==> flow/design.v <==
module rsmul (
    r_r, 
    r_i, 
    s_r, 
    mul_r, 
    mul_i
);
    input signed [5:0] r_r, r_i;
    input [1:0] s_r;
    output signed [8:0] mul_r, mul_i;
    wire signed [2:0] s;
    assign s = {1'b0, s_r};
    assign mul_r = s * r_r;
    assign mul_i = s * r_i;
endmodule
module ml_demodulator(
    i_clk,
    i_reset,
    i_trig,
    i_y_hat,
    i_r,
    i_rd_rdy,
    o_rd_vld,
    o_llr,
    o_hard_bit
);
input i_clk;
input i_reset;
input i_trig;
input [159:0] i_y_hat;
input [319:0] i_r;
input i_rd_rdy;
output o_rd_vld;
output [7:0] o_llr;
output o_hard_bit;
localparam IDLE = 0;
localparam R44_S = 4'd1;
localparam R33_S = 4'd2;
localparam R34_S = 4'd3;
localparam R22_S = 4'd4;
localparam BUF = 3'd1;
localparam CAL_AB = 3'd2;
localparam OUT = 3'd3;
localparam CAL_CD = 3'd4;
localparam CAL_EF = 3'd5;
localparam CAL_GH = 3'd6;
localparam COMPARE = 3'd7;
integer i, j, k, m, n, p, q;
wire       gclk1, gclk2, gclk3; 
wire [1:0] SQRT   = 2'b1_1;  
wire [39:0] r34, r23, r24, r12, r13, r14;
wire [19:0] r44, r33, r22, r11;
wire [39:0] y4, y3, y2, y1;
reg [9:0] r34_r_r, r24_r_r, r14_r_r, r23_r_r, r13_r_r, r12_r_r, r34_i_r, r24_i_r, r14_i_r, r23_i_r, r13_i_r, r12_i_r;
wire [9:0] r34_r_w, r24_r_w, r14_r_w, r23_r_w, r13_r_w, r12_r_w, r34_i_w, r24_i_w, r14_i_w, r23_i_w, r13_i_w, r12_i_w;
reg [9:0] r44_r_r, r33_r_r, r22_r_r, r11_r_r;
wire [9:0] r44_r_w, r33_r_w, r22_r_w, r11_r_w;
reg [7:0] y1_r_r, y2_r_r, y3_r_r, y4_r_r, y1_i_r, y2_i_r, y3_i_r, y4_i_r;
reg [7:0] y1_r_w, y2_r_w, y3_r_w, y4_r_w, y1_i_w, y2_i_w, y3_i_w, y4_i_w;
wire [8:0] rsmul_o_r, rsmul_o_i;
reg [5:0] rsmul_i_r_r, rsmul_i_r_i;
reg [1:0] rsmul_i_s_r;
reg [3:0] rs_state_r, rs_state_w;
reg [1:0] rs_count_r, rs_count_w;
reg [2:0] state_r, state_w;
reg [1:0] count_r, count_w;
reg [12:0] L_tmp_r[0:3];
reg [12:0] L_tmp_w[0:3];
reg [1:0] j2_path_r[0:3];
reg [1:0] j2_path_w[0:3];
reg [1:0] j1_path_r[0:3];
reg [1:0] j1_path_w[0:3];
reg [9:0] y_tmp_r, y_tmp_i;
reg [9:0] rs1r, rs1i, rs2r, rs2i, rs3r, rs3i, rs4r, rs4i;
reg [9:0] rs_other_r, rs_other_i;
reg signed [11:0] a, b;
reg signed [11:0] c, d;
reg signed [11:0] e[0:3];
reg signed [11:0] f[0:3];
reg signed [11:0] g[0:3];
reg signed [11:0] h[0:3];
reg [11:0] cal_tmp_r, cal_tmp_i;
reg [12:0] L_tmp1;
reg [12:0] L_tmp2;
reg [12:0] L_tmp3[0:3];
reg [12:0] L_tmp4[0:3];
reg [1:0] j3_r, j3_w, j4_r, j4_w, j2_r, j2_w, j1_r, j1_w;
reg [12:0] L_min1_r[0:3];
reg [12:0] L_min1_w[0:3];
reg [12:0] min_r;
reg [12:0] min_w;
reg [12:0] min_tmp[0:6];
reg [1:0] trace_r[0:3];
reg [1:0] trace_w[0:3];
reg [1:0] trace_tmp[0:2];
reg [143:0] output_buf_r, output_buf_w;
reg [7:0] buf_count_r, buf_count_w;
reg [7:0] buf_out_r, buf_out_w;
reg       gclk_detect_w, gclk_detect_r;
assign {r44, r34, r24, r14, r33, r23, r13, r22, r12, r11} = i_r;
assign {y4, y3, y2, y1} = i_y_hat;
assign r34_i_w = (i_trig) ? r34[39:30] : r34_i_r;
assign r34_r_w = (i_trig) ? r34[19:10] : r34_r_r;
assign r24_i_w = (i_trig) ? r24[39:30] : r24_i_r;
assign r24_r_w = (i_trig) ? r24[19:10] : r24_r_r;
assign r14_i_w = (i_trig) ? r14[39:30] : r14_i_r;
assign r14_r_w = (i_trig) ? r14[19:10] : r14_r_r;
assign r23_i_w = (i_trig) ? r23[39:32] : r23_i_r;
assign r23_r_w = (i_trig) ? r23[19:10] : r23_r_r;
assign r13_i_w = (i_trig) ? r13[39:30] : r13_i_r;
assign r13_r_w = (i_trig) ? r13[19:10] : r13_r_r;
assign r12_i_w = (i_trig) ? r12[39:30] : r12_i_r;
assign r12_r_w = (i_trig) ? r12[19:10] : r12_r_r;
assign r44_r_w = (i_trig) ? r44[19:10] : r44_r_r;
assign r33_r_w = (i_trig) ? r33[19:10] : r33_r_r;
assign r22_r_w = (i_trig) ? r22[19:10] : r22_r_r;
assign r11_r_w = (i_trig) ? r11[19:10] : r11_r_r;
assign o_llr = {o_hard_bit, 6'b0, 1'b1};
assign o_hard_bit = output_buf_r[buf_out_r];
assign o_rd_vld = i_rd_rdy & (buf_count_r != buf_out_r);
rsmul rsmul0(.r_r(rsmul_i_r_r), .r_i(rsmul_i_r_i), 
            .s_r(rsmul_i_s_r),  
            .mul_r(rsmul_o_r), .mul_i(rsmul_o_i));
always @(*) begin
    rs_state_w = rs_state_r;
    rs_count_w = rs_count_r;
    y4_i_w = y4_i_r;
    y4_r_w = y4_r_r;
    y3_i_w = y3_i_r;
    y3_r_w = y3_r_r;
    y2_i_w = y2_i_r;
    y2_r_w = y2_r_r;
    y1_i_w = y1_i_r;
    y1_r_w = y1_r_r;
    gclk_detect_w = 0;
    case (rs_state_r)
        IDLE: begin
            rsmul_i_r_i = 0;
            rsmul_i_r_r = 0;
            rsmul_i_s_r = 0;
            if (i_trig) begin
                rs_state_w = R44_S;
                y4_i_w = y4[38:33];
                y4_r_w = y4[18:13];
                y3_i_w = y3[38:33];
                y3_r_w = y3[18:13];
                y2_i_w = y2[38:33];
                y2_r_w = y2[18:13];
                y1_i_w = y1[38:33];
                y1_r_w = y1[18:13];
                gclk_detect_w = 1;
            end
            else rs_state_w = IDLE;
        end
        R44_S: begin
            gclk_detect_w = 1;
            rsmul_i_r_r = y4_r_r;
            rsmul_i_r_i = y4_i_r;
            rsmul_i_s_r = SQRT;
            y4_r_w = rsmul_o_r[7:0];
            y4_i_w = rsmul_o_i[7:0];
            rs_state_w = R33_S;
        end
        R33_S: begin
            gclk_detect_w = 1;
            rsmul_i_r_r = y3_r_r;
            rsmul_i_r_i = y3_i_r;
            rsmul_i_s_r = SQRT;
            y3_r_w = rsmul_o_r[7:0];
            y3_i_w = rsmul_o_i[7:0];
            rs_state_w = R34_S;
        end
        R34_S: begin
            gclk_detect_w = 1;
            rsmul_i_r_r = y2_r_r;
            rsmul_i_r_i = y2_i_r;
            rsmul_i_s_r = SQRT;
            y2_r_w = rsmul_o_r[7:0];
            y2_i_w = rsmul_o_i[7:0];
            rs_state_w = R22_S;
        end
        R22_S: begin
            gclk_detect_w = 1;
            rsmul_i_r_r = y1_r_r;
            rsmul_i_r_i = y1_i_r;
            rsmul_i_s_r = SQRT;
            y1_r_w = rsmul_o_r[7:0];
            y1_i_w = rsmul_o_i[7:0];
            rs_state_w = IDLE;
        end
        default: begin
            rs_state_w = rs_state_r;
            rs_count_w = rs_count_r;
            rsmul_i_r_i = 0;
            rsmul_i_r_r = 0;
            rsmul_i_s_r = 0;
        end
    endcase
end
always @(*) begin
    state_w = state_r;
    count_w = count_r;
    for (j = 0; j < 4; j = j + 1) begin
        L_tmp_w[j] = L_tmp_r[j];
        L_min1_w[j] = L_min1_r[j];
        trace_w[j] = trace_r[j];
        j2_path_w[j] = j2_path_r[j];
        j1_path_w[j] = j1_path_r[j];
    end
    j1_w = j1_r;
    j2_w = j2_r;
    j3_w = j3_r;
    j4_w = j4_r;
    min_w = min_r;
    output_buf_w = output_buf_r;
    buf_count_w = buf_count_r;
    rs4i = 0;
    y_tmp_r = 0;
    y_tmp_i = 0;
    rs_other_r = 0;
    rs_other_i = 0;
    rs4r = 0;
    case (state_r)
        IDLE: begin
            if (i_trig) begin
                state_w = BUF;
                count_w = 0;
            end
            else begin
                state_w = IDLE;
            end
        end
        BUF: begin
            if (count_r < 1) begin
                count_w = count_r + 1;
            end
            else begin
                count_w = 0;
                state_w = CAL_AB;
                j1_w = 0;
                j2_w = 0;
                j3_w = 0;
                j4_w = 0;
            end
        end
        CAL_AB: begin
            state_w = CAL_CD;
            y_tmp_r = {y4_r_r, 2'b0};
            y_tmp_i = {y4_i_r, 2'b0};
            rs4r = (r44_r_r ^ {{10{j4_r[0]}}, 1'b1});
            rs4i = (r44_r_r ^ {{10{j4_r[1]}}, 1'b1});
            rs_other_r = 0;
            rs_other_i = 0;
            a = $signed(y_tmp_r) - $signed(rs4r);
            b = $signed(y_tmp_i) - $signed(rs4i);
            if (a < 0) a = ~a;  
            if (b < 0) b = ~b;  
            L_tmp1 = a + b;
            L_tmp_w[0] = L_tmp1; 
            L_tmp_w[1] = L_tmp1; 
            L_tmp_w[2] = L_tmp1; 
            L_tmp_w[3] = L_tmp1; 
        end
        CAL_CD: begin
            state_w = CAL_EF;
            y_tmp_r = {y3_r_r, 2'b0};
            y_tmp_i = {y3_i_r, 2'b0};
            rs4r = (r34_r_r ^ {11{j4_r[0]}}) + (r34_i_r ^ {11{~j4_r[1]}});
            rs4i = (r34_r_r ^ {11{j4_r[1]}}) + (r34_i_r ^ {11{j4_r[0]}});
            cal_tmp_r = $signed(y_tmp_r) - $signed(rs4r);
            cal_tmp_i = $signed(y_tmp_i) - $signed(rs4i);
            for (m = 0; m < 4; m = m + 1) begin
                rs3r = r33_r_r ^ {11{m[0]}};
                rs3i = r33_r_r ^ {11{m[1]}};
                c = $signed(cal_tmp_r) - $signed(rs3r);
                d = $signed(cal_tmp_i) - $signed(rs3i);
                rs2r = 0;
                rs2i = 0;
                if (c < 0) c = ~c;  
                if (d < 0) d = ~d;  
                L_tmp2 = c + d;
                L_tmp_w[m] = L_tmp_r[m] + L_tmp2; 
            end
        end
        CAL_EF: begin
            j2_w = j2_r + 1;
            y_tmp_r = {y2_r_r, 2'b10};
            y_tmp_i = {y2_i_r, 2'b10};
            rs2r = r22_r_r ^ {11{j2_r[0]}};
            rs2i = r22_r_r ^ {11{j2_r[1]}};
            rs4r = (r24_r_r ^ {11{j4_r[0]}}) + (r24_i_r ^ {11{~j4_r[1]}});
            rs4i = (r24_r_r ^ {11{j4_r[1]}}) + (r24_i_r ^ {11{j4_r[0]}});
            cal_tmp_r = $signed(y_tmp_r) - $signed(rs4r) - $signed(rs2r);
            cal_tmp_i = $signed(y_tmp_i) - $signed(rs4i) - $signed(rs2i);
            for (m = 0; m < 4; m = m + 1) begin  
                rs3r = {r23_r_r ^ {{9{m[0]}}, 2'b0}} + {r23_i_r[7:0] ^ {9{~m[1]}}, 2'b00} ;
                rs3i = {r23_r_r[9:1] ^ {10{m[1]}}, 1'b0} + {r23_i_r[7:1] ^ {8{m[0]}}, 3'b0};
                e[m] = $signed(cal_tmp_r) - $signed(rs3r);
                f[m] = $signed(cal_tmp_i) - $signed(rs3i);
                if (e[m] < 0) e[m] = ~e[m];  
                if (f[m] < 0) f[m] = ~f[m];  
                L_tmp3[m] = e[m] + f[m];
                if (L_tmp3[m] <= L_min1_r[m] || j2_r == 2'b0) begin
                    L_min1_w[m] = L_tmp3[m];
                    j2_path_w[m] = j2_r;
                end
            end
            if (j2_r == 2'b11) begin
                state_w = CAL_GH;
            end
        end
        CAL_GH: begin
            if (count_r == 0 && j1_r == 0) begin
                L_tmp_w[0] = L_tmp_r[0] + L_min1_r[0];
                L_tmp_w[1] = L_tmp_r[1] + L_min1_r[1];
                L_tmp_w[2] = L_tmp_r[2] + L_min1_r[2];
                L_tmp_w[3] = L_tmp_r[3] + L_min1_r[3];
            end
            y_tmp_r = {y1_r_r, 2'b0};
            y_tmp_i = {y1_i_r, 2'b0};
            rs1r = r11_r_r ^ {11{j1_r[0]}};
            rs1i = r11_r_r ^ {11{j1_r[1]}};
            rs4r = (r14_r_r ^ {11{j4_r[0]}}) + (r14_i_r ^ {11{~j4_r[1]}});
            rs4i = (r14_r_r ^ {11{j4_r[1]}}) + (r14_i_r ^ {11{j4_r[0]}});
            cal_tmp_r = $signed(y_tmp_r) - $signed(rs4r) - $signed(rs1r);
            cal_tmp_i = $signed(y_tmp_i) - $signed(rs4i) - $signed(rs1i);
            if (count_r == 0) begin
                count_w = count_r + 1;
                for (m = 0; m < 2; m = m + 1) begin  
                    rs3r = (r13_r_r ^ {11{m[0]}}) + (r13_i_r ^ {11{~m[1]}});
                    rs3i = (r13_r_r ^ {11{m[1]}}) + (r13_i_r ^ {11{m[0]}});
                    rs2r = (r12_r_r ^ {11{j2_path_r[m][0]}}) + (r12_i_r ^ {11{~j2_path_r[m][1]}});
                    rs2i = (r12_r_r ^ {11{j2_path_r[m][1]}}) + (r12_i_r ^ {11{j2_path_r[m][0]}});
                    g[m] = $signed(cal_tmp_r) - $signed(rs2r) - $signed(rs3r);
                    h[m] = $signed(cal_tmp_i) - $signed(rs2i) - $signed(rs3i);
                    if (g[m] < 0) g[m] = ~g[m];  
                    if (h[m] < 0) h[m] = ~h[m];  
                    L_tmp4[m] = g[m] + h[m];
                    if (L_tmp4[m] <= L_min1_r[m] || j1_r == 2'b0) begin
                        L_min1_w[m] = L_tmp4[m];
                        j1_path_w[m] = j1_r;
                    end
                end
            end
            else begin
                count_w = 0;
                j1_w = j1_r + 1;
                for (m = 2; m < 4; m = m + 1) begin  
                    rs3r = (r13_r_r ^ {11{m[0]}}) + (r13_i_r ^ {11{~m[1]}});
                    rs3i = (r13_r_r ^ {11{m[1]}}) + (r13_i_r ^ {11{m[0]}});
                    rs2r = (r12_r_r ^ {11{j2_path_r[m][0]}}) + (r12_i_r ^ {11{~j2_path_r[m][1]}});
                    rs2i = (r12_r_r ^ {11{j2_path_r[m][1]}}) + (r12_i_r ^ {11{j2_path_r[m][0]}});
                    g[m] = $signed(cal_tmp_r) - $signed(rs2r) - $signed(rs3r);
                    h[m] = $signed(cal_tmp_i) - $signed(rs2i) - $signed(rs3i);
                    if (g[m] < 0) g[m] = ~g[m];  
                    if (h[m] < 0) h[m] = ~h[m];  
                    L_tmp4[m] = g[m] + h[m];
                    if (L_tmp4[m] <= L_min1_r[m] || j1_r == 2'b0) begin
                        L_min1_w[m] = L_tmp4[m];
                        j1_path_w[m] = j1_r;
                    end
                end
            end
            if (j1_r == 2'b11 && count_r[0] == 1'b1) begin
                state_w = COMPARE;
            end
        end
        COMPARE: begin
            j4_w = j4_r + 1;
            min_tmp[0] = L_tmp_r[0] + L_min1_r[0];
            min_tmp[1] = L_tmp_r[1] + L_min1_r[1];
            min_tmp[2] = L_tmp_r[2] + L_min1_r[2];
            min_tmp[3] = L_tmp_r[3] + L_min1_r[3];
            if (min_tmp[0] > min_tmp[1]) begin
                min_tmp[4] = min_tmp[1];
                trace_tmp[0] = 1;
            end
            else begin
                min_tmp[4] = min_tmp[0];
                trace_tmp[0] = 0;
            end
            if (min_tmp[2] > min_tmp[3]) begin
                min_tmp[5] = min_tmp[3];
                trace_tmp[1] = 3;
            end
            else begin
                min_tmp[5] = min_tmp[2];
                trace_tmp[1] = 2;
            end
            if (min_tmp[4] > min_tmp[5]) begin
                min_tmp[6] = min_tmp[5];
                trace_tmp[2] = trace_tmp[1];
            end
            else begin
                min_tmp[6] = min_tmp[4];
                trace_tmp[2] = trace_tmp[0];
            end
            if ((min_tmp[6] < min_r) || j4_r == 2'b0) begin
                min_w = min_tmp[6];
                trace_w[0] = j1_path_w[trace_tmp[2]];
                trace_w[1] = j2_path_r[trace_tmp[2]];
                trace_w[2] = trace_tmp[2];
                trace_w[3] = j4_r;
            end
            if (j4_r == 2'b11) begin
                state_w = OUT;
            end
            else begin
                state_w = CAL_AB;
            end
        end
        OUT: begin
            output_buf_w[buf_count_r] = trace_r[0][0];
            output_buf_w[buf_count_r + 1] = trace_r[0][1];
            output_buf_w[buf_count_r + 2] = trace_r[1][0];
            output_buf_w[buf_count_r + 3] = trace_r[1][1];
            output_buf_w[buf_count_r + 4] = trace_r[2][0];
            output_buf_w[buf_count_r + 5] = trace_r[2][1];
            output_buf_w[buf_count_r + 6] = trace_r[3][0];
            output_buf_w[buf_count_r + 7] = trace_r[3][1];
            if (buf_count_r != 8'd136) buf_count_w = buf_count_r + 8;
            else buf_count_w = 0;
            state_w = IDLE;
        end
        default: state_w = IDLE;
    endcase
end
always @(*) begin
    buf_out_w = buf_out_r;
    if (i_rd_rdy) begin
        if (o_rd_vld) begin
            if (buf_out_r == 8'd143) buf_out_w = 8'd0;
            else buf_out_w = buf_out_r + 1;
        end
    end
end
always @(posedge i_clk or posedge i_reset) begin
    if (i_reset) begin
        for (j = 0; j < 4; j = j + 1) begin
            L_tmp_r[j] <= 0;
            L_min1_r[j] <= 13'b1_1111_1111_1111;
            trace_r[j] <= 0;
            j2_path_r[j] <= 0;
            j1_path_r[j] <= 0;
        end
        r34_i_r <= 0;
        r34_r_r <= 0;
        r24_i_r <= 0;
        r24_r_r <= 0;
        r14_i_r <= 0;
        r14_r_r <= 0;
        r23_i_r <= 0;
        r23_r_r <= 0;
        r13_i_r <= 0;
        r13_r_r <= 0;
        r12_i_r <= 0;
        r12_r_r <= 0;
        r44_r_r <= 0;
        r33_r_r <= 0;
        r22_r_r <= 0;
        r11_r_r <= 0;
        y4_i_r <=  0;
        y4_r_r <=  0;
        y3_i_r <=  0;
        y3_r_r <=  0;
        y2_i_r <=  0;
        y2_r_r <=  0;
        y1_i_r <=  0;
        y1_r_r <=  0;
        rs_state_r <= IDLE;
        rs_count_r <= 0;
        state_r <= IDLE;
        count_r <= 0;
        j1_r <= 0;
        j2_r <= 0;
        j3_r <= 0;
        j4_r <= 0;
        min_r <= 0;
        output_buf_r <= 0;
        buf_count_r <= 0;
        buf_out_r <= 0;
        gclk_detect_r <= 0;
    end
    else begin
        for (j = 0; j < 4; j = j + 1) begin
            L_tmp_r[j] <= L_tmp_w[j];
            L_min1_r[j] <= L_min1_w[j];
            trace_r[j] <= trace_w[j];
            j2_path_r[j] <= j2_path_w[j];
            j1_path_r[j] <= j1_path_w[j];
        end
        r34_i_r <= r34_i_w;
        r34_r_r <= r34_r_w;
        r24_i_r <= r24_i_w;
        r24_r_r <= r24_r_w;
        r14_i_r <= r14_i_w;
        r14_r_r <= r14_r_w;
        r23_i_r <= r23_i_w;
        r23_r_r <= r23_r_w;
        r13_i_r <= r13_i_w;
        r13_r_r <= r13_r_w;
        r12_i_r <= r12_i_w;
        r12_r_r <= r12_r_w;
        r44_r_r <= r44_r_w;
        r33_r_r <= r33_r_w;
        r22_r_r <= r22_r_w;
        r11_r_r <= r11_r_w;
        y4_i_r <=  y4_i_w;
        y4_r_r <=  y4_r_w;
        y3_i_r <=  y3_i_w;
        y3_r_r <=  y3_r_w;
        y2_i_r <=  y2_i_w;
        y2_r_r <=  y2_r_w;
        y1_i_r <=  y1_i_w;
        y1_r_r <=  y1_r_w;
        rs_state_r <= rs_state_w;
        rs_count_r <= rs_count_w;
        state_r <= state_w;
        count_r <= count_w;
        j1_r <= j1_w;
        j2_r <= j2_w;
        j3_r <= j3_w;
        j4_r <= j4_w;
        min_r <= min_w;
        output_buf_r <= output_buf_w;
        buf_count_r <= buf_count_w;
        buf_out_r <= buf_out_w;
        gclk_detect_r <= gclk_detect_w;
    end
end
endmodule
# Tool chain data of ml_demodulator
# Module ml_demodulator before and after one edit of its RTL, step after step.
# "before" refers to lines of the RTL above, "after" to lines of the edited file.
# "delta" is "after" less "before", of the values as shown.
# Operators: Yosys type, input widths -> output width; for muxes data width and select width s.
# Cell names lack the library's common part.
# The mark n/a stands for no value.
# design
top	ml_demodulator
clk_port	i_clk
cell_library	sky130hd
corner	tt_025C_1v80

# Diff
# Unified diff, file above to edited file.
# A script made this edit; it was not meant as an optimisation.
# begin of diff
@@ -66,5 +66,5 @@
 reg [1:0] count_r, count_w;
 reg [12:0] L_tmp_r[0:3];
-reg [12:0] L_tmp_w[0:3];
+reg [18:0] L_tmp_w[0:3];
 reg [1:0] j2_path_r[0:3];
 reg [1:0] j2_path_w[0:3];
# end of diff

# Elaborated design
# Counts by Yosys on the flattened word-level netlist (proc, flatten, opt, wreduce). Print and check cells are left out.
# word_totals
element	before	after	delta
wordCells	541	545	4
register_bits	538	538	0
# op_classes
element	before	after	delta
cmp	35	35	0
shifts	17	17	0
add_sub_neg	108	112	4
eq_ne	37	37	0
n_mux	128	128	0
logic	102	102	0
reduce_logical	58	58	0
multipliers	2	2	0
# op_table
cell	before	after	delta
$add 13x13->13	8	12	4
$pmux 13 s3	4	0	-4
$pmux 13 s4	0	4	4
$mux 2	35	35	0
$xor 10x10->10	34	34	0
$add 10x10->10	26	26	0
$mux 12	26	26	0
$sub 12x10->12	24	24	0
$mux 13	21	21	0
$lt 12x1->1 const B	20	20	0
$not 12->12	20	20	0
$ne 2x2->1 const B	17	17	0
$not 1->1	14	14	0
$reduce_and 2->1	14	14	0
$add 12x12->13	13	13	0
$mux 8	11	11	0
$logic_or 1x1->1	9	9	0
$and 144x144->144	8	8	0
$le 13x13->1	8	8	0
$not 144->144	8	8	0
$or 144x144->144	8	8	0
$pmux 8 s2	8	8	0
$sub 10x10->11	8	8	0
$sub 11x10->12	8	8	0
$neg 9->33	7	7	0
$shift 1x33->144	7	7	0
$shift 1x33->144 const A	7	7	0
$reduce_and 3->1	6	6	0
# Not every row of either side is listed.

# Longest topological paths
# Depth = most cells in a row (Yosys ltp): at word level without a register or memory, in the mapped netlist without a sequential cell, where the memories' decode and read muxes count.
# logic_depth
element	before	after	delta
ltp_word	20	20	0
ABC_AREA	0	0	n/a
depth_mapped	49	47	-2
ltp_nobuf	45	42	-3

# Mapped cells and area
# The flow's flattened synthesis, as Yosys stat reports it; memories are mapped. The netlist is that of the ABC_AREA named above (0 if unset); the other value can give another one.
# types
cell	before	after	delta
xnor2_1	793	736	-57
a21oi_1	452	405	-47
inv_1	740	699	-41
nor2_1	319	349	30
clkbuf_1	145	175	30
nor3_1	102	130	28
and3_1	20	45	25
nand3_1	63	86	23
nand2b_1	50	27	-23
o211ai_1	14	37	23
nor4_1	15	37	22
o21ai_0	469	448	-21
xor2_1	407	427	20
mux2i_1	153	173	20
nand2_1	490	472	-18
o21bai_1	144	126	-18
or3_1	23	40	17
a2111oi_0	14	31	17
# Not every row of either side is listed.
# synth_totals
element	before	after	delta
mapped_area_um2	63601.0	64943.5	1342.5
buffers	238	253	15
ff_cells	541	541	0
cell_count	7066	7214	148
seq_area_um2	13605.5	13605.5	0.0
# By module: a second synthesis without flattening, with its own total; a netlist apart from the flattened one above.
# hier_totals
element	before	after	delta
hier_cells	7274	7096	-178
area_unflattened_um2	65477.8	64206.6	-1271.2
# Rows give one instance, submodules left out.
# by_module_before
module	mod_area_um2	mod_seq_area_um2	instances	cells
ml_demodulator	64649.5	13605.5	1	7165
rsmul	828.3	0.0	1	109
# by_module_after
module	mod_area_um2	mod_seq_area_um2	instances	cells
ml_demodulator	63318.2	13605.5	1	6981
rsmul	888.4	0.0	1	115

# Timing after synthesis
# Source: OpenSTA report_checks on the synthesized netlist (no wires, ideal clock, input and output delay 20% of the period each), path of least setup slack; recovery checks are left aside. Register names are those of the netlist, which keeps one name where synthesis merged equal registers.
# synth_timing
element	before	after	delta
kind	reg-to-reg	reg-to-reg	n/a
from	register j4_r[1]	register j4_r[1]	n/a
to	register j2_path_r[2][0]	register L_min1_r[3][1]	n/a
path_slack_ps	719	598	-121
tclk_ps	11000	11000	0
path_delay_ps	10281	10402	121
launch_ps	0	0	0
setup_ps	125	76	-49
n_path_buf	4	5	1
path_stages	48	45	-3
required_time_ps	10875	10924	49
arrival_ps	10156	10326	170
synth_period_reached_ps	10281	10402	121
# "path_delay_ps" = arrival - input delay + setup time.
# "path_stages": output pins that drive a net of the path, with the launching flip-flop's if there is one; two outputs of one cell count as two.
# "synth_period_reached_ps" is the clock period less the worst setup slack; recovery checks do not enter. This is arithmetic on one report: input and output delays are still those of the set period (20% each).
# Between the ends stands the longest chain of elaborated cells between them, by number of cells; it is not shown to be the way that was timed. Of several equally long chains one is given.
# A line is the first line of the expression or statement that the cell stems from. Yosys adds cells for indexed reads and writes and turns some case tables into memories.
# synth_via_before
path_cell_list	dfrtp_1 clkbuf_1 buf_1 buf_1 xnor2_1 ha_1 inv_1 fa_1 inv_1 a21oi_1 o21ai_0 a21oi_1 o21bai_1 a21o_1 a21oi_1 xor2_1 fa_1 ha_1 [12 not listed] inv_1 fa_1 nor2b_1 o21ai_0 a21boi_0 o21ai_0 nor2b_1 xnor2_1 ha_1 a21o_1 a21o_1 a21oi_1 o21ai_0 a21oi_1 nor2b_1 o31ai_1 nor2b_1 mux2_2
elab_chain_len	13
cells_between	24
classes_between	9 x add/sub; 3 x compare; 1 x eq/ne; 4 x mux; 5 x logic; 2 x reduce/logical
# synth_lines_before
element	line_no	rtl
start: declaration	87	reg [1:0] j3_r, j3_w, j4_r, j4_w, j2_r, j2_w, j1_r, j1_w;
start: assignment	477	j4_r <= 0;
start: assignment	523	j4_r <= j4_w;
$not 1->1	291	rs4r = (r24_r_r ^ {11{j4_r[0]}}) + (r24_i_r ^ {11{~j4_r[1]}});
$xor 10x10->10	291
$add 10x10->10	291
$sub 10x10->11	293	cal_tmp_r = $signed(y_tmp_r) - $signed(rs4r) - $signed(rs2r);
$sub 11x10->12	293
$sub 12x10->12	298	e[m] = $signed(cal_tmp_r) - $signed(rs3r);
$lt 12x1->1	300	if (e[m] < 0) e[m] = ~e[m];
$mux 12	300
$add 12x12->13	302	L_tmp3[m] = e[m] + f[m];
$le 13x13->1	303	if (L_tmp3[m] <= L_min1_r[m] || j2_r == 2'b0) begin
$logic_or 1x1->1	303
$mux 2	303
$mux 2	223	case (state_r)
end: assignment	443	j2_path_r[j] <= 0;
end: assignment	489	j2_path_r[j] <= j2_path_w[j];
end: declaration	69	reg [1:0] j2_path_r[0:3];
# synth_via_after
path_cell_list	dfrtp_1 clkbuf_1 clkbuf_1 buf_1 xnor2_1 ha_1 inv_1 fa_1 inv_1 a21oi_1 o21ai_0 a21oi_1 o21bai_1 a21o_1 a21oi_1 xor2_1 fa_1 ha_1 [9 not listed] buf_6 xnor2_1 ha_1 a21o_1 a211oi_1 nor2_1 or4_1 a41oi_1 o21bai_1 a21o_1 ha_1 o21a_1 o21ai_0 or4_1 a31o_2 nand3_1 buf_1 mux2i_1
elab_chain_len	15
cells_between	48
classes_between	20 x add/sub; 6 x compare; 2 x eq/ne; 8 x mux; 9 x logic; 3 x reduce/logical
# synth_lines_after
element	line_no	rtl
start: declaration	87	reg [1:0] j3_r, j3_w, j4_r, j4_w, j2_r, j2_w, j1_r, j1_w;
start: assignment	477	j4_r <= 0;
start: assignment	523	j4_r <= j4_w;
$not 1->1	323	rs4r = (r14_r_r ^ {11{j4_r[0]}}) + (r14_i_r ^ {11{~j4_r[1]}});
$xor 10x10->10	323
$add 10x10->10	323
$sub 10x10->11	325	cal_tmp_r = $signed(y_tmp_r) - $signed(rs4r) - $signed(rs1r);
$sub 11x10->12	325
$sub 12x10->12 x2	353	g[m] = $signed(cal_tmp_r) - $signed(rs2r) - $signed(rs3r);
$lt 12x1->1	355	if (g[m] < 0) g[m] = ~g[m];
$mux 12	355
$add 12x12->13	357	L_tmp4[m] = g[m] + h[m];
$le 13x13->1	358	if (L_tmp4[m] <= L_min1_r[m] || j1_r == 2'b0) begin
$logic_or 1x1->1	358
$mux 13	358
$mux 13	327	if (count_r == 0) begin
$pmux 13 s2	223	case (state_r)
end: assignment	441	L_min1_r[j] <= 13'b1_1111_1111_1111;
end: assignment	487	L_min1_r[j] <= L_min1_w[j];
end: declaration	88	reg [12:0] L_min1_r[0:3];

# Timing after layout
# Path of least setup slack in the final report of each run of pair A (OpenROAD, finished layout, wires in). Where an end is a register, its clock arrival counts in the times.
# The report prints the path's times to 10 ps; the period is as set.
# layout_timing
element	before	after	delta
kind	reg-to-reg	reg-to-reg	n/a
from	register j4_r[0]	register j4_r[0]	n/a
to	register j2_path_r[1][1]	register L_min1_r[3][4]	n/a
launch_ps	660	680	20
required_time_ps	11570	11600	30
path_slack_ps	530	470	-60
tclk_ps	11000	11000	0
setup_ps	120	70	-50
n_path_buf	2	3	1
arrival_ps	11040	11120	80
path_stages	45	44	-1
# Between the ends stands the longest chain of elaborated cells between them, by number of cells; it is not shown to be the way that was timed. Of several equally long chains one is given.
# layout_via_before
path_cell_list	dfrtp_4 xor2_1 ha_1 inv_1 fa_1 inv_1 a21oi_1 o21ai_0 a21oi_1 o21bai_1 a21o_1 a21oi_1 xor2_1 fa_1 ha_1 ha_1 or4_1 nand2_1 [9 not listed] ha_1 inv_1 fa_1 nor2b_1 o21ai_0 a21boi_0 o21ai_0 a21oi_1 a31oi_1 xnor2_1 ha_1 o21a_1 o22ai_1 or4_1 a21oi_1 buf_4 nor2_2 mux2_2
elab_chain_len	12
cells_between	23
cone_lines	11
classes_between	9 x add/sub; 3 x compare; 1 x eq/ne; 4 x mux; 4 x logic; 2 x reduce/logical
# layout_lines_before
element	line_no	rtl
start: declaration	87	reg [1:0] j3_r, j3_w, j4_r, j4_w, j2_r, j2_w, j1_r, j1_w;
start: assignment	477	j4_r <= 0;
start: assignment	523	j4_r <= j4_w;
$xor 10x10->10	291	rs4r = (r24_r_r ^ {11{j4_r[0]}}) + (r24_i_r ^ {11{~j4_r[1]}});
$add 10x10->10	291
$sub 10x10->11	293	cal_tmp_r = $signed(y_tmp_r) - $signed(rs4r) - $signed(rs2r);
$sub 11x10->12	293
$sub 12x10->12	298	e[m] = $signed(cal_tmp_r) - $signed(rs3r);
$lt 12x1->1	300	if (e[m] < 0) e[m] = ~e[m];
$mux 12	300
$add 12x12->13	302	L_tmp3[m] = e[m] + f[m];
$le 13x13->1	303	if (L_tmp3[m] <= L_min1_r[m] || j2_r == 2'b0) begin
$logic_or 1x1->1	303
$mux 2	303
$mux 2	223	case (state_r)
end: assignment	443	j2_path_r[j] <= 0;
end: assignment	489	j2_path_r[j] <= j2_path_w[j];
end: declaration	69	reg [1:0] j2_path_r[0:3];
# layout_via_after
path_cell_list	dfrtp_4 xor2_1 ha_1 inv_1 fa_1 inv_1 a21oi_1 o21ai_0 a21oi_1 o21bai_1 a21o_1 a21oi_1 xor2_1 fa_1 ha_1 ha_1 or4_1 nand2_1 [8 not listed] buf_4 xor2_2 ha_1 a21o_1 a211oi_1 nor2_1 or4_1 a41oi_2 o21bai_1 a21o_1 ha_1 o21a_1 o21ai_0 or4_1 a31o_2 nand3_1 buf_4 mux2i_1
elab_chain_len	14
cells_between	47
cone_lines	22
classes_between	20 x add/sub; 6 x compare; 2 x eq/ne; 8 x mux; 8 x logic; 3 x reduce/logical
# layout_lines_after
element	line_no	rtl
start: declaration	87	reg [1:0] j3_r, j3_w, j4_r, j4_w, j2_r, j2_w, j1_r, j1_w;
start: assignment	477	j4_r <= 0;
start: assignment	523	j4_r <= j4_w;
$xor 10x10->10	323	rs4r = (r14_r_r ^ {11{j4_r[0]}}) + (r14_i_r ^ {11{~j4_r[1]}});
$add 10x10->10	323
$sub 10x10->11	325	cal_tmp_r = $signed(y_tmp_r) - $signed(rs4r) - $signed(rs1r);
$sub 11x10->12	325
$sub 12x10->12 x2	353	g[m] = $signed(cal_tmp_r) - $signed(rs2r) - $signed(rs3r);
$lt 12x1->1	355	if (g[m] < 0) g[m] = ~g[m];
$mux 12	355
$add 12x12->13	357	L_tmp4[m] = g[m] + h[m];
$le 13x13->1	358	if (L_tmp4[m] <= L_min1_r[m] || j1_r == 2'b0) begin
$logic_or 1x1->1	358
$mux 13	358
$mux 13	327	if (count_r == 0) begin
$pmux 13 s2	223	case (state_r)
end: assignment	441	L_min1_r[j] <= 13'b1_1111_1111_1111;
end: assignment	487	L_min1_r[j] <= L_min1_w[j];
end: declaration	88	reg [12:0] L_min1_r[0:3];

# Layout results
# Runs of the flow (Yosys, OpenROAD) on both versions; the two runs of a pair have the same settings. The constraints put input and output delay at 20% of the set period each and load the outputs with 0.01 pF.
# flow_settings_pair_A
CORE_UTILIZATION	40
PLACE_DENSITY	0.6
period_ns	11.0
CAP_MARGIN	20
CORE_MARGIN	2
SLEW_MARGIN	20
# results_pair_A
element	before	after	delta
setup_tns_ps	0	0	0
finalCellArea_um2	70970.6	72460.7	1490.1
ys_area_um2	63601.0	64943.5	1342.5
period_reached_ps	10470	10525	55
finish.utilization_pct	44.9	45.0	0.1
die_um2	162208.0	165596.0	3388.0
fin_hold_ws_ps	469	475	6
worstSetupSlack_ps	530	475	-55
# flow_settings_pair_B
CELL_PAD_IN_SITES_GLOBAL_PLACEMENT	2
CORE_UTILIZATION	58
GPL_TIMING_DRIVEN	1
PLACE_DENSITY	0.85
SETUP_SLACK_MARGIN	2.04
TNS_END_PERCENT	35
period_ns	16.3
CAP_MARGIN	20
CORE_MARGIN	2
SLEW_MARGIN	20
# results_pair_B
element	before	after	delta
setup_tns_ps	0	0	0
finalCellArea_um2	69450.4	70923.0	1472.6
ys_area_um2	63601.0	64943.5	1342.5
period_reached_ps	11612	12028	416
finish.utilization_pct	63.8	64.0	0.2
die_um2	112322.0	114664.0	2342.0
fin_hold_ws_ps	442	475	33
worstSetupSlack_ps	4688	4272	-416
# "period_reached_ps" means the clock period less the worst setup slack. The figure is calculated, with input and output delays left at 20% of the set period.
